==> flow/design.v <==
`timescale 1ns / 1ps
module processor(clk,rst,ld,kernel,o_img_re,o_img_addr,i_img_data,
                 o_out_we,o_out_addr,o_out_data,o_complete);
input clk,rst,ld;
input [143:0] kernel;
output o_img_re;
output [16:0] o_img_addr;
input [7:0] i_img_data;
output o_out_we;
output [15:0] o_out_addr;
output [7:0] o_out_data;
output o_complete;
wire pc_ctrl_sig;
wire [31:0] new_pc,o_pc,o_instr;
wire [36:0] WB_DATA;
wire wb_en;
wire [2:0] o_ctrl_alu;
wire o_bse,o_rd_ctrl,o_en;
wire [5:0] o_funct;
wire [4:0] o_shift_amt;
wire [31:0] o_a,o_b,o_b_ex,o_se,o_aluout_ex,o_mem_data,o_aluout_mem;
wire [4:0] o_rd,o_rd_ex,o_rd_mem;
wire [2:0] o_ctrl_mux,o_ctrl_mux_ex;
wire complete;
assign o_complete = complete;
IF    instruction_fetch(clk,rst,ld,kernel,new_pc,pc_ctrl_sig,o_pc,o_instr,complete);
ID    instruction_decode(clk,rst,ld,wb_en,WB_DATA[36:32],WB_DATA[31:0],o_pc,o_instr,o_ctrl_alu,o_bse,o_funct,o_shift_amt,o_a,o_b,o_se,o_rd,o_ctrl_mux,new_pc,pc_ctrl_sig);
EX    execute(clk,rst,ld,o_ctrl_alu,o_bse,o_funct,o_shift_amt,o_a,o_b,o_se,o_rd,o_ctrl_mux,o_ctrl_mux_ex,o_aluout_ex,o_b_ex,o_rd_ex);
ME    memory (clk,rst,ld,o_ctrl_mux_ex,o_aluout_ex,o_rd_ex,o_img_re,o_img_addr,i_img_data,o_rd_ctrl,o_en,o_mem_data,o_aluout_mem,o_rd_mem);
MW    mem_write(o_ctrl_mux_ex,o_aluout_ex,o_b_ex,complete,o_out_we,o_out_addr,o_out_data);
WB    wirte_back(o_rd_ctrl,o_en,o_mem_data,o_aluout_mem,o_rd_mem,WB_DATA,wb_en);
endmodule
`timescale 1ns / 1ps
module p_c(clk,rst,ld,run,ppc,npc);
input clk,rst,ld,run;
input [31:0] ppc;
output reg [31:0] npc;
always @(posedge clk) begin
        if(rst | ld)
            npc <= 0;
        else if(run)
            npc <= ppc;
end
endmodule
module IRAM(mul_1,mul_2,mul_3,mul_4,mul_5,mul_6,mul_7,mul_8,mul_9,pc,instr);
input [15:0] mul_1,mul_2,mul_3,mul_4,mul_5,mul_6,mul_7,mul_8,mul_9;
input [31:0] pc;
output reg [31:0] instr;
localparam AAD   = 6'b000001,
           AADI  = 6'b000010,
           MULI  = 6'b000011,
           SUBI  = 6'b000100,
           BEQ   = 6'b000101,
           JUMP  = 6'b000110,
           STORE = 6'b000111,
           LOAD  = 6'b001000,
           NOOP  = 6'b001001;
localparam REG_0  = 5'b00000,
           REG_1  = 5'b00001,
           REG_2  = 5'b00010,
           REG_3  = 5'b00011,
           REG_4  = 5'b00100,
           REG_5  = 5'b00101,
           REG_6  = 5'b00110,
           REG_7  = 5'b00111,
           REG_8  = 5'b01000,
           REG_9  = 5'b01001,
           REG_10 = 5'b01010,
           REG_11 = 5'b01011,
           REG_12 = 5'b01100,
           REG_13 = 5'b01101,
           REG_14 = 5'b01110,
           REG_15 = 5'b01111,
           REG_16 = 5'b10000,
           REG_17 = 5'b10001,
           REG_18 = 5'b10010,
           REG_19 = 5'b10011,
           REG_20 = 5'b10100,
           REG_21 = 5'b10101,
           REG_22 = 5'b10110,
           REG_23 = 5'b10111,
           REG_24 = 5'b11000,
           REG_25 = 5'b11001,
           REG_26 = 5'b11010,
           REG_27 = 5'b11011,
           REG_28 = 5'b11100,
           REG_29 = 5'b11101,
           REG_30 = 5'b11110,
           REG_31 = 5'b11111;
always @(*) begin
            instr = {NOOP,REG_0 ,REG_0 ,16'b0000_0000_0000_0000};
            case (pc[31:2])
                0 : instr = {AADI,REG_0,REG_1,16'b0000_0000_0000_0000};      
                1 : instr = {AADI,REG_0,REG_2,16'b0000_0000_0000_0000};      
                2 : instr = {AADI,REG_0,REG_3,16'b0000_0000_0000_0000};      
                3 : instr = {AADI,REG_0,REG_4,16'b0000_0000_0000_0000};      
                4 : instr = {AADI,REG_0,REG_5,16'b0000_0000_0000_0000};      
                5 : instr = {AADI,REG_0,REG_6,16'b0000_0000_0000_0000};      
                6 : instr = {AADI,REG_0,REG_7,16'b0000_0000_0000_0000};      
                7 : instr = {AADI,REG_0,REG_8,16'b0000_0000_0000_0000};      
                8 : instr = {AADI,REG_0,REG_9,16'b0000_0000_0000_0000};      
                9 : instr = {AADI,REG_0,REG_10,16'b0000_0000_0000_0000};      
               10 : instr = {AADI,REG_0,REG_25,16'b0000_0000_0000_0000};      
               11 : instr = {AADI,REG_0,REG_26,16'b0000_0001_0000_0000};      
               12 : instr = {AADI,REG_0,REG_27,16'b0000_0000_0000_0000};      
               13 : instr = {AADI,REG_0,REG_28,16'b0000_0000_0000_0000};      
               14 : instr = {AADI,REG_0,REG_29,16'b0000_0000_0000_0000};      
               15 : instr = {AADI,REG_0,REG_30,16'b0000_0000_0000_0000};      
               16 : instr = {AADI,REG_0,REG_31,16'b0000_0000_0000_0000};      
               17 : instr = {NOOP,REG_0 ,REG_0 ,16'b0000_0000_0000_0000};      
               18 : instr = {NOOP,REG_0 ,REG_0 ,16'b0000_0000_0000_0000};      
               19 : instr = {NOOP,REG_0 ,REG_0 ,16'b0000_0000_0000_0000};      
               20 : instr = {NOOP,REG_0 ,REG_0 ,16'b0000_0000_0000_0000};      
               21 : instr = {NOOP,REG_0 ,REG_0 ,16'b0000_0000_0000_0000};      
               22 : instr = {MULI,REG_30,REG_29,16'b0000_0001_0000_0010};      
               23 : instr = {NOOP,REG_0 ,REG_0 ,16'b0000_0000_0000_0000};      
               24 : instr = {NOOP,REG_0 ,REG_0 ,16'b0000_0000_0000_0000};      
               25 : instr = {NOOP,REG_0 ,REG_0 ,16'b0000_0000_0000_0000};      
               26 : instr = {NOOP,REG_0 ,REG_0 ,16'b0000_0000_0000_0000};      
               27 : instr = {NOOP,REG_0 ,REG_0 ,16'b0000_0000_0000_0000};      
               28 : instr = {AAD ,REG_29,REG_31,REG_29,5'b00000,6'b000000};    
               29 : instr = {NOOP,REG_0 ,REG_0 ,16'b0000_0000_0000_0000};      
               30 : instr = {NOOP,REG_0 ,REG_0 ,16'b0000_0000_0000_0000};      
               31 : instr = {NOOP,REG_0 ,REG_0 ,16'b0000_0000_0000_0000};      
               32 : instr = {NOOP,REG_0 ,REG_0 ,16'b0000_0000_0000_0000};      
               33 : instr = {NOOP,REG_0 ,REG_0 ,16'b0000_0000_0000_0000};      
               34 : instr = {AADI,REG_29,REG_28,16'b0000_0001_0000_0010};      
               35 : instr = {AADI,REG_29,REG_27,16'b0000_0010_0000_0100};      
               36 : instr = {LOAD,REG_29,REG_1,16'b0000_0000_0000_0000};       
               37 : instr = {LOAD,REG_29,REG_2,16'b0000_0000_0000_0001};       
               38 : instr = {LOAD,REG_29,REG_3,16'b0000_0000_0000_0010};       
               39 : instr = {LOAD,REG_28,REG_4,16'b0000_0000_0000_0000};       
               40 : instr = {LOAD,REG_28,REG_5,16'b0000_0000_0000_0001};       
               41 : instr = {LOAD,REG_28,REG_6,16'b0000_0000_0000_0010};       
               42 : instr = {LOAD,REG_27,REG_7,16'b0000_0000_0000_0000};       
               43 : instr = {LOAD,REG_27,REG_8,16'b0000_0000_0000_0001};       
               44 : instr = {LOAD,REG_27,REG_9,16'b0000_0000_0000_0010};       
               45 : instr = {MULI,REG_1 ,REG_1,mul_1};                         
               46 : instr = {MULI,REG_2 ,REG_2,mul_2};                         
               47 : instr = {MULI,REG_3 ,REG_3,mul_3};                         
               48 : instr = {MULI,REG_4 ,REG_4,mul_4};                         
               49 : instr = {MULI,REG_5 ,REG_5,mul_5};                         
               50 : instr = {MULI,REG_6 ,REG_6,mul_6};                         
               51 : instr = {MULI,REG_7 ,REG_7,mul_7};                         
               52 : instr = {MULI,REG_8 ,REG_8,mul_8};                         
               53 : instr = {MULI,REG_9 ,REG_9,mul_9};                         
               54 : instr = {AAD ,REG_1 ,REG_2 ,REG_2 ,5'b00000,6'b000000};    
               55 : instr = {AAD ,REG_3 ,REG_4 ,REG_4 ,5'b00000,6'b000000};    
               56 : instr = {AAD ,REG_5 ,REG_6 ,REG_6 ,5'b00000,6'b000000};    
               57 : instr = {AAD ,REG_7 ,REG_8 ,REG_8 ,5'b00000,6'b000000};    
               58 : instr = {NOOP,REG_0 ,REG_0 ,16'b0000_0000_0000_0000};      
               59 : instr = {AAD ,REG_2 ,REG_9 ,REG_2 ,5'b00000,6'b000000};    
               60 : instr = {AAD ,REG_4 ,REG_6 ,REG_4 ,5'b00000,6'b000000};    
               61 : instr = {NOOP,REG_0 ,REG_0 ,16'b0000_0000_0000_0000};      
               62 : instr = {NOOP,REG_0 ,REG_0 ,16'b0000_0000_0000_0000};      
               63 : instr = {NOOP,REG_0 ,REG_0 ,16'b0000_0000_0000_0000};      
               64 : instr = {AAD ,REG_2 ,REG_8 ,REG_2 ,5'b00000,6'b000000};    
               65 : instr = {NOOP,REG_0 ,REG_0 ,16'b0000_0000_0000_0000};      
               66 : instr = {NOOP,REG_0 ,REG_0 ,16'b0000_0000_0000_0000};      
               67 : instr = {NOOP,REG_0 ,REG_0 ,16'b0000_0000_0000_0000};      
               68 : instr = {NOOP,REG_0 ,REG_0 ,16'b0000_0000_0000_0000};      
               69 : instr = {AAD ,REG_4 ,REG_2 ,REG_10 ,5'b00000,6'b000000};    
               70 : instr = {AADI ,REG_31 ,REG_31,16'b0000_0000_0000_0001};    
               71 : instr = {NOOP,REG_0 ,REG_0 ,16'b0000_0000_0000_0000};      
               72 : instr = {NOOP,REG_0 ,REG_0 ,16'b0000_0000_0000_0000};      
               73 : instr = {NOOP,REG_0 ,REG_0 ,16'b0000_0000_0000_0000};      
               74 : instr = {STORE,REG_25,REG_10 ,16'b0000_0000_0000_0000};    
               75 : instr = {AADI ,REG_25 ,REG_25,16'b0000_0000_0000_0001};    
               76 : instr = {BEQ  ,REG_31 ,REG_26,16'b0000_0000_0000_0011};    
               77 : instr = {NOOP,REG_0 ,REG_0 ,16'b0000_0000_0000_0000};      
               78 : instr = {NOOP,REG_0 ,REG_0 ,16'b0000_0000_0000_0000};      
               79 : instr = {JUMP , 26'b00_0000_0000_0000_0000_0001_0101};  
               80 : instr = {NOOP,REG_0 ,REG_0 ,16'b0000_0000_0000_0000};      
               81 : instr = {AADI ,REG_0 ,REG_31 ,16'b0000_0000_0000_0000};    
               82 : instr = {AADI ,REG_30 ,REG_30,16'b0000_0000_0000_0001};    
               83 : instr = {NOOP,REG_0 ,REG_0 ,16'b0000_0000_0000_0000};      
               84 : instr = {NOOP,REG_0 ,REG_0 ,16'b0000_0000_0000_0000};      
               85 : instr = {NOOP,REG_0 ,REG_0 ,16'b0000_0000_0000_0000};      
               86 : instr = {NOOP,REG_0 ,REG_0 ,16'b0000_0000_0000_0000};      
               87 : instr = {BEQ  ,REG_30 ,REG_26,16'b0000_0000_0000_0011};    
               88 : instr = {NOOP,REG_0 ,REG_0 ,16'b0000_0000_0000_0000};      
               89 : instr = {JUMP , 26'b00_0000_0000_0000_0000_0001_0101};  
               90 : instr = {NOOP,REG_0 ,REG_0 ,16'b0000_0000_0000_0000};      
               91 : instr = {NOOP,REG_0 ,REG_0 ,16'b0000_0000_0000_0000};      
               default : instr = {NOOP,REG_0 ,REG_0 ,16'b0000_0000_0000_0000};
            endcase
end
endmodule
module inc_pc(ppc,npc);
input  [31:0] ppc;
output [31:0] npc;
assign npc = ppc + 4;
endmodule
module if_mux(c_sig,inc_pc,jump_addr,pc);
input c_sig;
input [31:0] inc_pc;
input [31:0] jump_addr;
output reg [31:0] pc;
always @(*) begin
       case(c_sig)
             0 : pc = inc_pc;
             1 : pc = jump_addr;
             default : pc = inc_pc;
       endcase
end
endmodule
module IF(clk,rst,ld,kernel,new_pc,pc_ctrl_sig,o_pc,o_instr,comp);
input clk,rst,ld;
input [143:0] kernel;
input [31:0] new_pc;
input pc_ctrl_sig;
output reg [31:0] o_pc,o_instr;
output comp;
localparam NOOP_INSTR = {6'b001001,26'b0};
wire [31:0] ppc,npc,incre_pc;
wire [31:0] instr;
reg complete;
reg run;
reg [15:0] k1,k2,k3,k4,k5,k6,k7,k8,k9;
assign comp = complete;
always @(posedge clk) begin
      if(ld) begin
          k1 <= kernel[15:0];
          k2 <= kernel[31:16];
          k3 <= kernel[47:32];
          k4 <= kernel[63:48];
          k5 <= kernel[79:64];
          k6 <= kernel[95:80];
          k7 <= kernel[111:96];
          k8 <= kernel[127:112];
          k9 <= kernel[143:128];
      end
end
wire at_end = (npc[31:2] == 92);
always @(posedge clk) begin
      if(rst) begin
          run <= 0;
          complete <= 0;
      end
      else if(ld) begin
          run <= 1;
          complete <= 0;
      end
      else if(run & at_end) begin
          run <= 0;
          complete <= 1;
      end
end
p_c    pc(clk,rst,ld,run & ~at_end,ppc,npc);
IRAM   iram(k1,k2,k3,k4,k5,k6,k7,k8,k9,npc,instr);
inc_pc increment_pc(npc,incre_pc);
if_mux IF_mucx(pc_ctrl_sig,incre_pc,new_pc,ppc);
always @(posedge clk) begin
      if(rst | ld) begin
          o_pc <= 0;
          o_instr <= NOOP_INSTR;
      end
      else begin
          o_pc <= incre_pc;
          o_instr <= (run & ~at_end) ? instr : NOOP_INSTR;
      end
end
endmodule
`timescale 1ns / 1ps
module control_unit(opcode,c_sig);
input [5:0] opcode;
output reg [10:0]c_sig;
always @(*) begin
       case(opcode)
           1 : c_sig = 11'b0_0_0_0_0_000_0_0_1;  
           2 : c_sig = 11'b0_1_0_0_1_001_0_0_1;  
           3 : c_sig = 11'b0_1_0_0_1_010_0_0_1;  
           4 : c_sig = 11'b0_1_0_0_1_011_0_0_1;  
           5 : c_sig = 11'b1_0_1_0_0_111_0_0_0;  
           6 : c_sig = 11'b1_0_0_1_0_111_0_0_0;  
           7 : c_sig = 11'b0_1_0_0_1_001_0_1_0;  
           8 : c_sig = 11'b0_1_0_0_1_001_1_0_1;  
           default : c_sig = 11'b0_0_0_0_0_111_0_0_0;  
       endcase
end
endmodule
module sign_extend(in_1,out);
input [15:0] in_1;
output reg [31:0] out;
wire s_bit = in_1[15];
always @(*) begin
       out = {s_bit,{16{1'b0}},in_1[14:0]};
end
endmodule
module branch_npc_add(in_1,in_2,out);
input [31:0] in_1,in_2;
output reg [31:0] out;
always @(*) begin
     if(in_1[31] == in_2[31]) begin
           out[30:0] =   in_1[30:0] + in_2[30:0];
           out[31] = in_1[31];
     end
     else begin
          if(in_1[30:0] > in_2[30:0]) begin
                out[30:0] =   in_1[30:0] - in_2[30:0];
                out[31] = in_1[31];
          end
          else begin
                out[30:0] =   in_2[30:0] - in_1[30:0];
                out[31] = in_2[31];
          end
     end
end
endmodule
module regbank(clk,rs,rt,we,rd,i_data,a,b,comp_sig);
input clk;
input [4:0] rs,rt,rd;
input we;
input [31:0] i_data;
output reg [31:0] a,b;
output comp_sig;
reg [31:0] regs [0:31];
function exists;
input [4:0] n;
begin
      exists = (n >= 1 && n <= 10) || (n >= 25);
end
endfunction
always @(posedge clk) begin
      if(we && exists(rd))
            regs[rd] <= i_data;
end
always @(*) begin
      if(!exists(rs))
            a = 0;
      else if(we && rd == rs)
            a = i_data;
      else
            a = regs[rs];
      if(!exists(rt))
            b = 0;
      else if(we && rd == rt)
            b = i_data;
      else
            b = regs[rt];
end
assign comp_sig = (a == b);
endmodule
module ID(clk,rst,ld,i_we,i_rd,wb,i_pc,i_instr,o_ctrl_alu,o_bse,o_funct,o_shift_amt,o_a,o_b,o_se,o_rd,o_ctrl_mux,new_pc,pc_ctrl_sig);
input clk,rst,ld;
input i_we;
input [4:0]  i_rd;
input [31:0] wb;
input [31:0] i_pc,i_instr;
output reg [2:0] o_ctrl_alu;
output reg o_bse;
output reg [5:0] o_funct;
output reg [4:0] o_shift_amt;
output reg [31:0] o_a,o_b,o_se;
output reg [4:0] o_rd;
output reg [2:0] o_ctrl_mux;
output [31:0] new_pc;
output pc_ctrl_sig;
wire [10:0] c_sig;
wire [31:0] a,b,se,npc_se,npc_branch;
wire [4:0] rd;
wire comp_sig;
control_unit      cu(i_instr[31:26],c_sig);
regbank           reg_bank(clk,i_instr[25:21],i_instr[20:16],i_we,i_rd,wb,a,b,comp_sig);
sign_extend       sig_ext(i_instr[15:0],se);
assign rd = c_sig[9] ?  i_instr[20:16] : i_instr[15:11];
branch_npc_add bna({i_instr[15],{14{1'b0}},i_instr[14:0],2'b00},i_pc[31:0],npc_se);
assign npc_branch = (c_sig[8]&comp_sig) ? npc_se : i_pc[31:0];
assign new_pc = c_sig[7] ? {i_pc[31:28],i_instr[25:0],2'b00} : npc_branch;
assign pc_ctrl_sig = c_sig[10];
always @(posedge clk) begin
    o_ctrl_alu <= c_sig[5:3];
    o_bse <= c_sig[6];
    o_funct <= i_instr[5:0];
    o_shift_amt <= i_instr[10:6];
    o_a <= a;
    o_b <= b;
    o_se <= se;
    o_rd <= rd;
    if(rst | ld)
        o_ctrl_mux <= 3'b000;
    else
        o_ctrl_mux <= {c_sig[2],c_sig[1],c_sig[0]};
end
endmodule
`timescale 1ns / 1ps
module ctrl_alu(c_sig,i_func,i_shift_amt,func,shift_amt);
input [2:0]c_sig;
input [5:0] i_func;
input [4:0] i_shift_amt;
output reg [5:0] func;
output reg [4:0] shift_amt;
always @(*) begin
     shift_amt = i_shift_amt;
     case(c_sig)
          0 : func = i_func;       
          1 : func = 6'b0;         
          2 : func = 6'b000011;    
          3 : func = 6'b000001;    
          default : func = 6'b0;
     endcase
end
endmodule
module alu(func,shiftamt,a,b,o_data);
input [5:0] func;
input [4:0] shiftamt;
input [31:0] a,b;
output reg [31:0] o_data;
always @(*) begin
              o_data = 0;
              case(func)
                   0 : begin
                        if(a[31] == b[31]) begin
                             o_data[30:0] =   a[30:0] + b[30:0];
                             o_data[31] = a[31];
                        end
                       else begin
                            if(a[30:0] > b[30:0]) begin
                                  o_data[30:0] =   a[30:0] - b[30:0];
                                  o_data[31] =     a[31];
                            end
                       else begin
                                  o_data[30:0] =   b[30:0] - a[30:0];
                                  o_data[31] = b[31];
                       end
                  end
                   end
                   1 : o_data = a - b;
                   3 : begin
                         o_data[31]  = a[31]^b[31];
                         o_data[30:0]= a[30:0] * b[30:0];
                   end
                   4 : o_data = b >> shiftamt;
                   5 : o_data = b << shiftamt;
                   6 : o_data = a >> shiftamt;
                   7 : o_data = a << shiftamt;
                   default : o_data = 0;
              endcase
end
endmodule
module EX(clk,rst,ld,i_c_sig,i_bse,i_funct,i_shift_amt,i_a,i_b,i_se,i_rd,i_ctrl_mux,o_ctrl_mux,o_aluout,o_b,o_rd);
input clk,rst,ld;
input [2:0] i_c_sig;
input i_bse;
input [5:0] i_funct;
input [4:0] i_shift_amt;
input [31:0] i_a,i_b,i_se;
input [4:0] i_rd;
input [2:0] i_ctrl_mux;
output reg [2:0]  o_ctrl_mux;
output reg [31:0] o_aluout,o_b;
output reg [4:0]  o_rd;
wire [5:0] func;
wire [4:0] shift_amt;
wire [31:0] b_se,aluout;
ctrl_alu control_alu(i_c_sig,i_funct,i_shift_amt,func,shift_amt);
alu      ALU(func,shift_amt,i_a,b_se,aluout);
assign b_se = i_bse ? i_se : i_b;
always @(posedge clk) begin
      o_aluout   <= aluout;
      o_b        <= i_b;
      o_rd       <= i_rd;
      if(rst | ld)
            o_ctrl_mux <= 3'b000;
      else
            o_ctrl_mux <= i_ctrl_mux;
end
endmodule
`timescale 1ns / 1ps
module ME(clk,rst,ld,i_ctrl_mux_ex,i_aluout_ex,i_rd_ex,o_img_re,o_img_addr,i_img_data,o_rd_ctrl,o_en,o_mem_data,o_aluout_mem,o_rd_mem);
input clk,rst,ld;
input [2:0]  i_ctrl_mux_ex;
input [31:0] i_aluout_ex;
input [4:0]  i_rd_ex;
output o_img_re;
output [16:0] o_img_addr;
input [7:0] i_img_data;
output reg o_rd_ctrl,o_en;
output reg [31:0] o_mem_data,o_aluout_mem;
output reg [4:0] o_rd_mem;
assign o_img_re   = (i_ctrl_mux_ex[2:1] == 2);
assign o_img_addr = i_aluout_ex[16:0];
always @(posedge clk) begin
       o_rd_ctrl <= i_ctrl_mux_ex[2];
       if(rst | ld)
             o_en <= 1'b0;
       else
             o_en <= i_ctrl_mux_ex[0];
       o_mem_data <= {24'b0,i_img_data};
       o_aluout_mem <= i_aluout_ex;
       o_rd_mem <= i_rd_ex;
end
endmodule
module MW(i_ctrl_mux_ex,i_aluout_ex,i_b_ex,complete,o_we,o_addr,o_data);
input [2:0]  i_ctrl_mux_ex;
input [31:0] i_aluout_ex,i_b_ex;
input complete;
output o_we;
output [15:0] o_addr;
output reg [7:0] o_data;
assign o_we   = (i_ctrl_mux_ex[2:1] == 1) & ~complete;
assign o_addr = i_aluout_ex[15:0];
always @(*) begin
          if(i_b_ex[31] == 1)
              o_data = 8'b00000000;
          else if(i_b_ex >= 255)
              o_data = 8'b11111111;
          else
              o_data = i_b_ex[7:0];
end
endmodule
`timescale 1ns / 1ps
module WB(i_rd_ctrl,i_en,i_mem_data,i_aluout_mem,i_rd_mem,WB_DATA,o_we);
input i_rd_ctrl,i_en;
input [31:0] i_mem_data,i_aluout_mem;
input [4:0] i_rd_mem;
output [36:0] WB_DATA;
output o_we;
wire [31:0] data = i_rd_ctrl ? i_mem_data : i_aluout_mem;
assign WB_DATA = {i_rd_mem,data};
assign o_we = i_en;
endmodule
Tool chain data of processor
Tool output for the design above, in the order of the flow.
Line numbers count from 1 in the design file above.
Library cell names are shortened.
{"block": "setup", "top_module": "processor", "clock_port": "clk", "cell_library": "sky130hd", "corner": "tt_025C_1v80"}

Word level
Yosys after proc, flatten, opt, wreduce and memory -nomap, before mapping. Print and check cells are not counted. Equal cells are merged and count once.
Memory sizes are those after Yosys's memory passes, which may raise the word count (mostly to a power of two), join words into wider ones and drop unused or constant bits.
{"block": "bits", "word_cells": 193, "ramBits": 1024, "latchBits": 0, "rom_bits": 176, "ff_bits": 464, "clocked_rd_ports_x_width": 75, "n_memories": 2}
{"block": "op_classes", "cmp": 12, "mux": 33, "multipliers": 1, "n_reduce_logical": 19, "add_sub_neg": 8, "logic": 11, "n_div": 0, "n_eq": 71, "shifts": 4}
{"block": "mem_list", "name": "instruction_decode.reg_bank.regs", "size": 32, "word_bits": 32, "read_ports": 2, "wr": 1, "line": 317, "source": "reg [31:0] regs [0:31];"}
{"block": "mem_list", "name": "(no name shown)", "size": 16, "word_bits": 11, "read_ports": 1, "wr": 0, "line": 269, "source": "case(opcode)"}
{"block": "op_table", "operator": "30-bit parallel mux with 54-bit select", "n": 1}
{"block": "op_table", "operator": "31-bit by 31-bit multiplier with 31-bit output", "n": 1}
{"block": "op_table", "operator": "30-bit by 6-bit equality test with 1-bit output (second input constant)", "n": 26}
{"block": "op_table", "operator": "30-bit by 7-bit equality test with 1-bit output (second input constant)", "n": 12}
{"block": "op_table", "operator": "32-bit 2-to-1 mux", "n": 9}
{"block": "op_table", "operator": "30-bit by 4-bit equality test with 1-bit output (second input constant)", "n": 8}
{"block": "op_table", "operator": "31-bit parallel mux with 7-bit select", "n": 1}
{"block": "op_table", "operator": "31-bit 2-to-1 mux", "n": 4}
{"block": "op_table", "operator": "30-bit by 3-bit equality test with 1-bit output (second input constant)", "n": 4}
{"block": "op_table", "operator": "30-bit by 5-bit equality test with 1-bit output (second input constant)", "n": 3}
{"block": "op_table", "operator": "32-bit by 5-bit left shift with 32-bit output", "n": 2}
{"block": "op_table", "operator": "32-bit by 5-bit right shift with 32-bit output", "n": 2}
{"block": "op_table", "operator": "32-bit parallel mux with 2-bit select", "n": 1}
{"block": "op_table", "operator": "31-bit subtractor", "n": 2}
{"block": "op_table", "operator": "30-bit by 2-bit equality test with 1-bit output (second input constant)", "n": 2}
{"block": "op_table", "operator": "32-bit by 3-bit adder with 32-bit output (second input constant)", "n": 1}
{"block": "op_table", "operator": "32-bit subtractor", "n": 1}
{"block": "op_table", "operator": "32-bit equality test", "n": 1}
{"block": "op_table", "operator": "32-bit by 8-bit greater-or-equal comparator with 1-bit output (second input constant)", "n": 1}
{"block": "op_table", "operator": "17-bit by 31-bit adder with 31-bit output", "n": 1}
{"block": "op_table", "operator": "17-bit by 31-bit subtractor with 31-bit output", "n": 1}
{"block": "op_table", "operator": "17-bit by 31-bit greater-than comparator with 1-bit output", "n": 1}
{"block": "op_table", "operator": "31-bit by 17-bit subtractor with 31-bit output", "n": 1}
{"block": "op_table", "operator": "31-bit adder", "n": 1}
{"block": "op_table", "operator": "31-bit greater-than comparator", "n": 1}
{"block": "op_table", "operator": "30-bit by 1-bit equality test with 1-bit output (second input constant)", "n": 1}
{"block": "op_table", "operator": "30-bit logical NOT", "n": 1}
{"block": "op_table", "operator": "6-bit by 3-bit equality test with 1-bit output (second input constant)", "n": 4}
Not listed: further kinds 28, cells in them 65.

Logic depth
Yosys ltp: most cells in a row. Word level: on the elaborated netlist, between registers, memories and ports. Mapped: between sequential cells and ports; inverters and the memories' decode and read muxes count.
{"block": "depth", "word_depth": 9, "ABC_AREA": 0, "ltp_mapped": 30}

Synthesis result
Source: synth_stat.txt of the flow (Yosys; design flattened, memories mapped). It holds for the ABC_AREA given above (unset counts as 0); a run with the other value may have another netlist.
Totals and module areas in this step are rounded.
{"block": "mapped", "mapped_cells": 7279, "n_buf": 507, "synth_area_um2": 89300, "ffs": 1457}
{"block": "types", "cell_type": "edfxtp_1", "n": 1144}
{"block": "types", "cell_type": "mux4_2", "n": 457}
{"block": "types", "cell_type": "fa_1", "n": 385}
{"block": "types", "cell_type": "dfxtp_1", "n": 313}
{"block": "types", "cell_type": "mux2i_1", "n": 366}
{"block": "types", "cell_type": "ha_1", "n": 262}
{"block": "types", "cell_type": "nor2_1", "n": 591}
{"block": "types", "cell_type": "nand2_1", "n": 546}
{"block": "types", "cell_type": "inv_1", "n": 492}
{"block": "types", "cell_type": "a21oi_1", "n": 286}
{"block": "types", "cell_type": "xnor2_1", "n": 161}
{"block": "types", "cell_type": "o21ai_0", "n": 233}
{"block": "types", "cell_type": "clkbuf_1", "n": 291}
{"block": "types", "cell_type": "a22oi_1", "n": 103}
{"block": "types", "cell_type": "o22ai_1", "n": 98}
{"block": "types", "cell_type": "nor2b_1", "n": 97}
{"block": "types", "cell_type": "buf_4", "n": 74}
{"block": "types", "cell_type": "nor3_1", "n": 106}
Not listed: further types 84, cells in them 1274.
By module: a second synthesis without flattening, with its own total; a netlist apart from the flattened one above.
{"block": "hier_totals", "cells_unflattened": 7813, "area_unflattened_um2": 95700}
Rows give one instance, submodules left out.
{"block": "modules", "mod": "regbank", "instances": 1, "mod_area_um2": 47800, "cells": 2539}
{"block": "modules", "mod": "alu", "instances": 1, "mod_area_um2": 23500, "cells": 2963}
{"block": "modules", "mod": "IF", "instances": 1, "mod_area_um2": 6240, "cells": 300}
{"block": "modules", "mod": "branch_npc_add", "instances": 1, "mod_area_um2": 5080, "cells": 762}
{"block": "modules", "mod": "ID", "instances": 1, "mod_area_um2": 3450, "cells": 263}
{"block": "modules", "mod": "IRAM", "instances": 1, "mod_area_um2": 2540, "cells": 393}
{"block": "modules", "mod": "EX", "instances": 1, "mod_area_um2": 2010, "cells": 111}
{"block": "modules", "mod": "ME", "instances": 1, "mod_area_um2": 1270, "cells": 91}
{"block": "modules", "mod": "p_c", "instances": 1, "mod_area_um2": 1160, "cells": 105}
{"block": "modules", "mod": "WB", "instances": 1, "mod_area_um2": 589, "cells": 42}
{"block": "modules", "mod": "inc_pc", "instances": 1, "mod_area_um2": 581, "cells": 83}
{"block": "modules", "mod": "if_mux", "instances": 1, "mod_area_um2": 544, "cells": 36}
{"block": "modules", "mod": "MW", "instances": 1, "mod_area_um2": 305, "cells": 45}
{"block": "modules", "mod": "control_unit", "instances": 1, "mod_area_um2": 245, "cells": 32}
Further modules, not shown: 3.

Worst setup path after synthesis
OpenSTA on the mapped netlist: ideal clock, no wires. The path of least setup slack (recovery checks aside). Input and output delay are each 20% of the period. Register names are those of the netlist, which keeps one name where synthesis merged equal registers.
{"block": "synth_path", "path_kind": "reg2reg", "startpoint": "register instruction_decode.o_bse", "endpoint": "register execute.o_aluout[30]", "slack_ns": 3.202, "required_time_ns": 10.859, "t_first_pin_ns": 0.000, "n_path_buf": 3, "t_arrival_ns": 7.657, "stages": 30, "path_delay_ns": 7.798, "period_ns": 11.0, "period_less_setup_slack_ns": 7.798}
"path_delay_ns" is the arrival time less input delay plus setup time.
"stages": output pins that drive a net of the path, with the launching flip-flop's if there is one; two outputs of one cell count as two.
"period_less_setup_slack_ns" = period - worst setup slack (recovery checks aside). The figure is calculated, with input and output delays left at 20% of the set period.
The rows between start and end are the longest chain of elaborated cells between them; the timing report does not say that the signal goes this way. Where chains are equally long, one stands for them.
Each line given opens the expression or statement behind the cell; cells for indexed reads and writes are added by Yosys, which also makes memories of some case tables.
{"block": "synth_via", "cell_sequence": "dfxtp_1 buf_1 mux2_2 clkbuf_1 buf_1 ha_1 inv_1 fa_1 inv_1 fa_1 fa_1 inv_1 fa_1 inv_1 fa_1 inv_1 fa_1 inv_1 fa_1 fa_1 ha_1 a21o_1 a21o_1 a21oi_1 nor3b_1 a211oi_1 nand2b_1 a221oi_1 xnor2_1 o221ai_1", "elab_chain_len": 5}
{"block": "synth_lines", "item": "start: declaration", "line": 351, "source": "output reg o_bse;"}
{"block": "synth_lines", "item": "start: assignment", "line": 373, "source": "o_bse <= c_sig[6];"}
{"block": "synth_lines", "item": "32-bit 2-to-1 mux", "line": 458, "source": "assign b_se = i_bse ? i_se : i_b;"}
{"block": "synth_lines", "item": "31-bit subtractor", "line": 423, "source": "o_data[30:0] =   b[30:0] - a[30:0];"}
{"block": "synth_lines", "item": "31-bit 2-to-1 mux", "line": 418, "source": "if(a[30:0] > b[30:0]) begin"}
{"block": "synth_lines", "item": "31-bit 2-to-1 mux", "line": 413, "source": "if(a[31] == b[31]) begin"}
{"block": "synth_lines", "item": "31-bit parallel mux with 7-bit select", "line": 411, "source": "case(func)"}
{"block": "synth_lines", "item": "end: assignment", "line": 460, "source": "o_aluout   <= aluout;"}
{"block": "synth_lines", "item": "end: declaration", "line": 451, "source": "output reg [31:0] o_aluout,o_b;"}

Timing after layout
Path of least setup slack in the final report of run A (OpenROAD, finished layout, wires in). Where an end is a register, its clock arrival counts in the times.
{"block": "layout_path", "path_kind": "reg2reg", "startpoint": "register instruction_decode.o_bse", "endpoint": "register execute.o_aluout[30]", "period_ns": 7.18, "t_arrival_ns": 8.08, "slack_ns": -0.33, "stages": 31, "required_time_ns": 7.75, "t_first_pin_ns": 0.69, "n_path_buf": 6}
The rows between start and end are the longest chain of elaborated cells between them; the timing report does not say that the signal goes this way. Where chains are equally long, one stands for them.
{"block": "layout_via", "cell_sequence": "dfxtp_4 buf_12 buf_12 mux2i_4 buf_4 clkinv_2 buf_4 ha_2 fa_1 inv_1 fa_1 inv_1 fa_1 inv_1 fa_1 inv_1 fa_1 fa_1 fa_1 fa_1 ha_4 nand2_1 nor2_1 o21ai_4 buf_6 a211oi_2 buf_4 nand2b_4 a221oi_4 xnor2_1 o221ai_1", "elab_chain_len": 5}
{"block": "layout_lines", "item": "start: declaration", "line": 351, "source": "output reg o_bse;"}
{"block": "layout_lines", "item": "start: assignment", "line": 373, "source": "o_bse <= c_sig[6];"}
{"block": "layout_lines", "item": "32-bit 2-to-1 mux", "line": 458, "source": "assign b_se = i_bse ? i_se : i_b;"}
{"block": "layout_lines", "item": "31-bit subtractor", "line": 423, "source": "o_data[30:0] =   b[30:0] - a[30:0];"}
{"block": "layout_lines", "item": "31-bit 2-to-1 mux", "line": 418, "source": "if(a[30:0] > b[30:0]) begin"}
{"block": "layout_lines", "item": "31-bit 2-to-1 mux", "line": 413, "source": "if(a[31] == b[31]) begin"}
{"block": "layout_lines", "item": "31-bit parallel mux with 7-bit select", "line": 411, "source": "case(func)"}
{"block": "layout_lines", "item": "end: assignment", "line": 460, "source": "o_aluout   <= aluout;"}
{"block": "layout_lines", "item": "end: declaration", "line": 451, "source": "output reg [31:0] o_aluout,o_b;"}

--- measured runs ---
5 stored runs of processor in the flow (synthesis by Yosys, layout by OpenROAD, sky130hd cells), in arbitrary order. Constraints: input delay and output delay 20% of the set period each, output load 0.01 pF.
By "timing.achieved_period_ns" is meant the clock period of the run minus its worst setup slack. This is arithmetic on one report: input and output delays are still those of the set period (20% each).
"worstPathTime_ns" = time allowed to the worst setup path (clock period - input delay - output delay, where it has them) - its slack; a late launch clock adds to it, a late capture clock takes from it.
"final_power_mw" is the tool's figure for a default switching activity; nothing was simulated.
Values from the reports are rounded here.

{"run": "run A", "settings": { "CAP_MARGIN": 15, "CELL_PAD_IN_SITES_GLOBAL_PLACEMENT": 1, "CORE_ASPECT_RATIO": 0.67, "CORE_UTILIZATION": 35, "CTS_CLUSTER_DIAMETER": 244, "CTS_CLUSTER_SIZE": 36, "GPL_TIMING_DRIVEN": 1, "MAX_ROUTING_LAYER": "met4", "SETUP_SLACK_MARGIN": 1.42, "period_ns": 7.18, "CORE_MARGIN": 2, "SLEW_MARGIN": 20 }, "results": { "timing.hold.ws_ns": 0.339, "die_footprint_um2": 259000, "timing.achieved_period_ns": 7.510, "post_synth_area_um2": 89300, "setup_worst_slack_ns": -0.330, "final_power_mw": 15.1, "worstPathTime_ns": 7.51, "worstPathKind": "reg2reg", "finish.utilization_pct": 41.1 }}
{"run": "run B", "settings": { "CELL_PAD_IN_SITES_GLOBAL_PLACEMENT": 1, "CORE_UTILIZATION": 39, "CTS_CLUSTER_DIAMETER": 310, "CTS_CLUSTER_SIZE": 14, "GPL_TIMING_DRIVEN": 0, "HOLD_SLACK_MARGIN": 0.28, "MAX_ROUTING_LAYER": "met5", "TNS_END_PERCENT": 75, "period_ns": 5.21, "CAP_MARGIN": 20, "CORE_MARGIN": 2, "SLEW_MARGIN": 20 }, "results": { "timing.hold.ws_ns": 0.328, "die_footprint_um2": 233000, "timing.achieved_period_ns": 7.586, "post_synth_area_um2": 89300, "setup_worst_slack_ns": -2.38, "final_power_mw": 24.3, "worstPathTime_ns": 7.59, "worstPathKind": "reg2reg", "finish.utilization_pct": 47.6 }}
{"run": "run C", "settings": { "CORE_UTILIZATION": 40, "period_ns": 11.9, "CAP_MARGIN": 20, "CORE_MARGIN": 2, "SLEW_MARGIN": 20 }, "results": { "timing.hold.ws_ns": 0.326, "die_footprint_um2": 227000, "timing.achieved_period_ns": 8.866, "post_synth_area_um2": 89300, "setup_worst_slack_ns": 3.03, "final_power_mw": 11.6, "worstPathTime_ns": 8.87, "worstPathKind": "reg2reg", "finish.utilization_pct": 45.7 }}
{"run": "run D", "settings": { "ABC_AREA": 0, "CAP_MARGIN": 10, "CORE_ASPECT_RATIO": 1.29, "CORE_MARGIN": 5, "CORE_UTILIZATION": 58, "CTS_CLUSTER_DIAMETER": 87, "MIN_ROUTING_LAYER": "met2", "SETUP_SLACK_MARGIN": -0.71, "period_ns": 7.38, "SLEW_MARGIN": 20 }, "outcome": "incomplete, routing halted on GRT-0116"}
{"run": "run E", "settings": { "CORE_UTILIZATION": 25, "period_ns": 9.18, "CAP_MARGIN": 20, "CORE_MARGIN": 2, "SLEW_MARGIN": 20 }, "results": { "timing.hold.ws_ns": 0.261, "die_footprint_um2": 362000, "timing.achieved_period_ns": 8.630, "post_synth_area_um2": 89300, "setup_worst_slack_ns": 0.550, "final_power_mw": 14.8, "worstPathTime_ns": 8.63, "worstPathKind": "reg2reg", "finish.utilization_pct": 29.1 }}
--- end ---
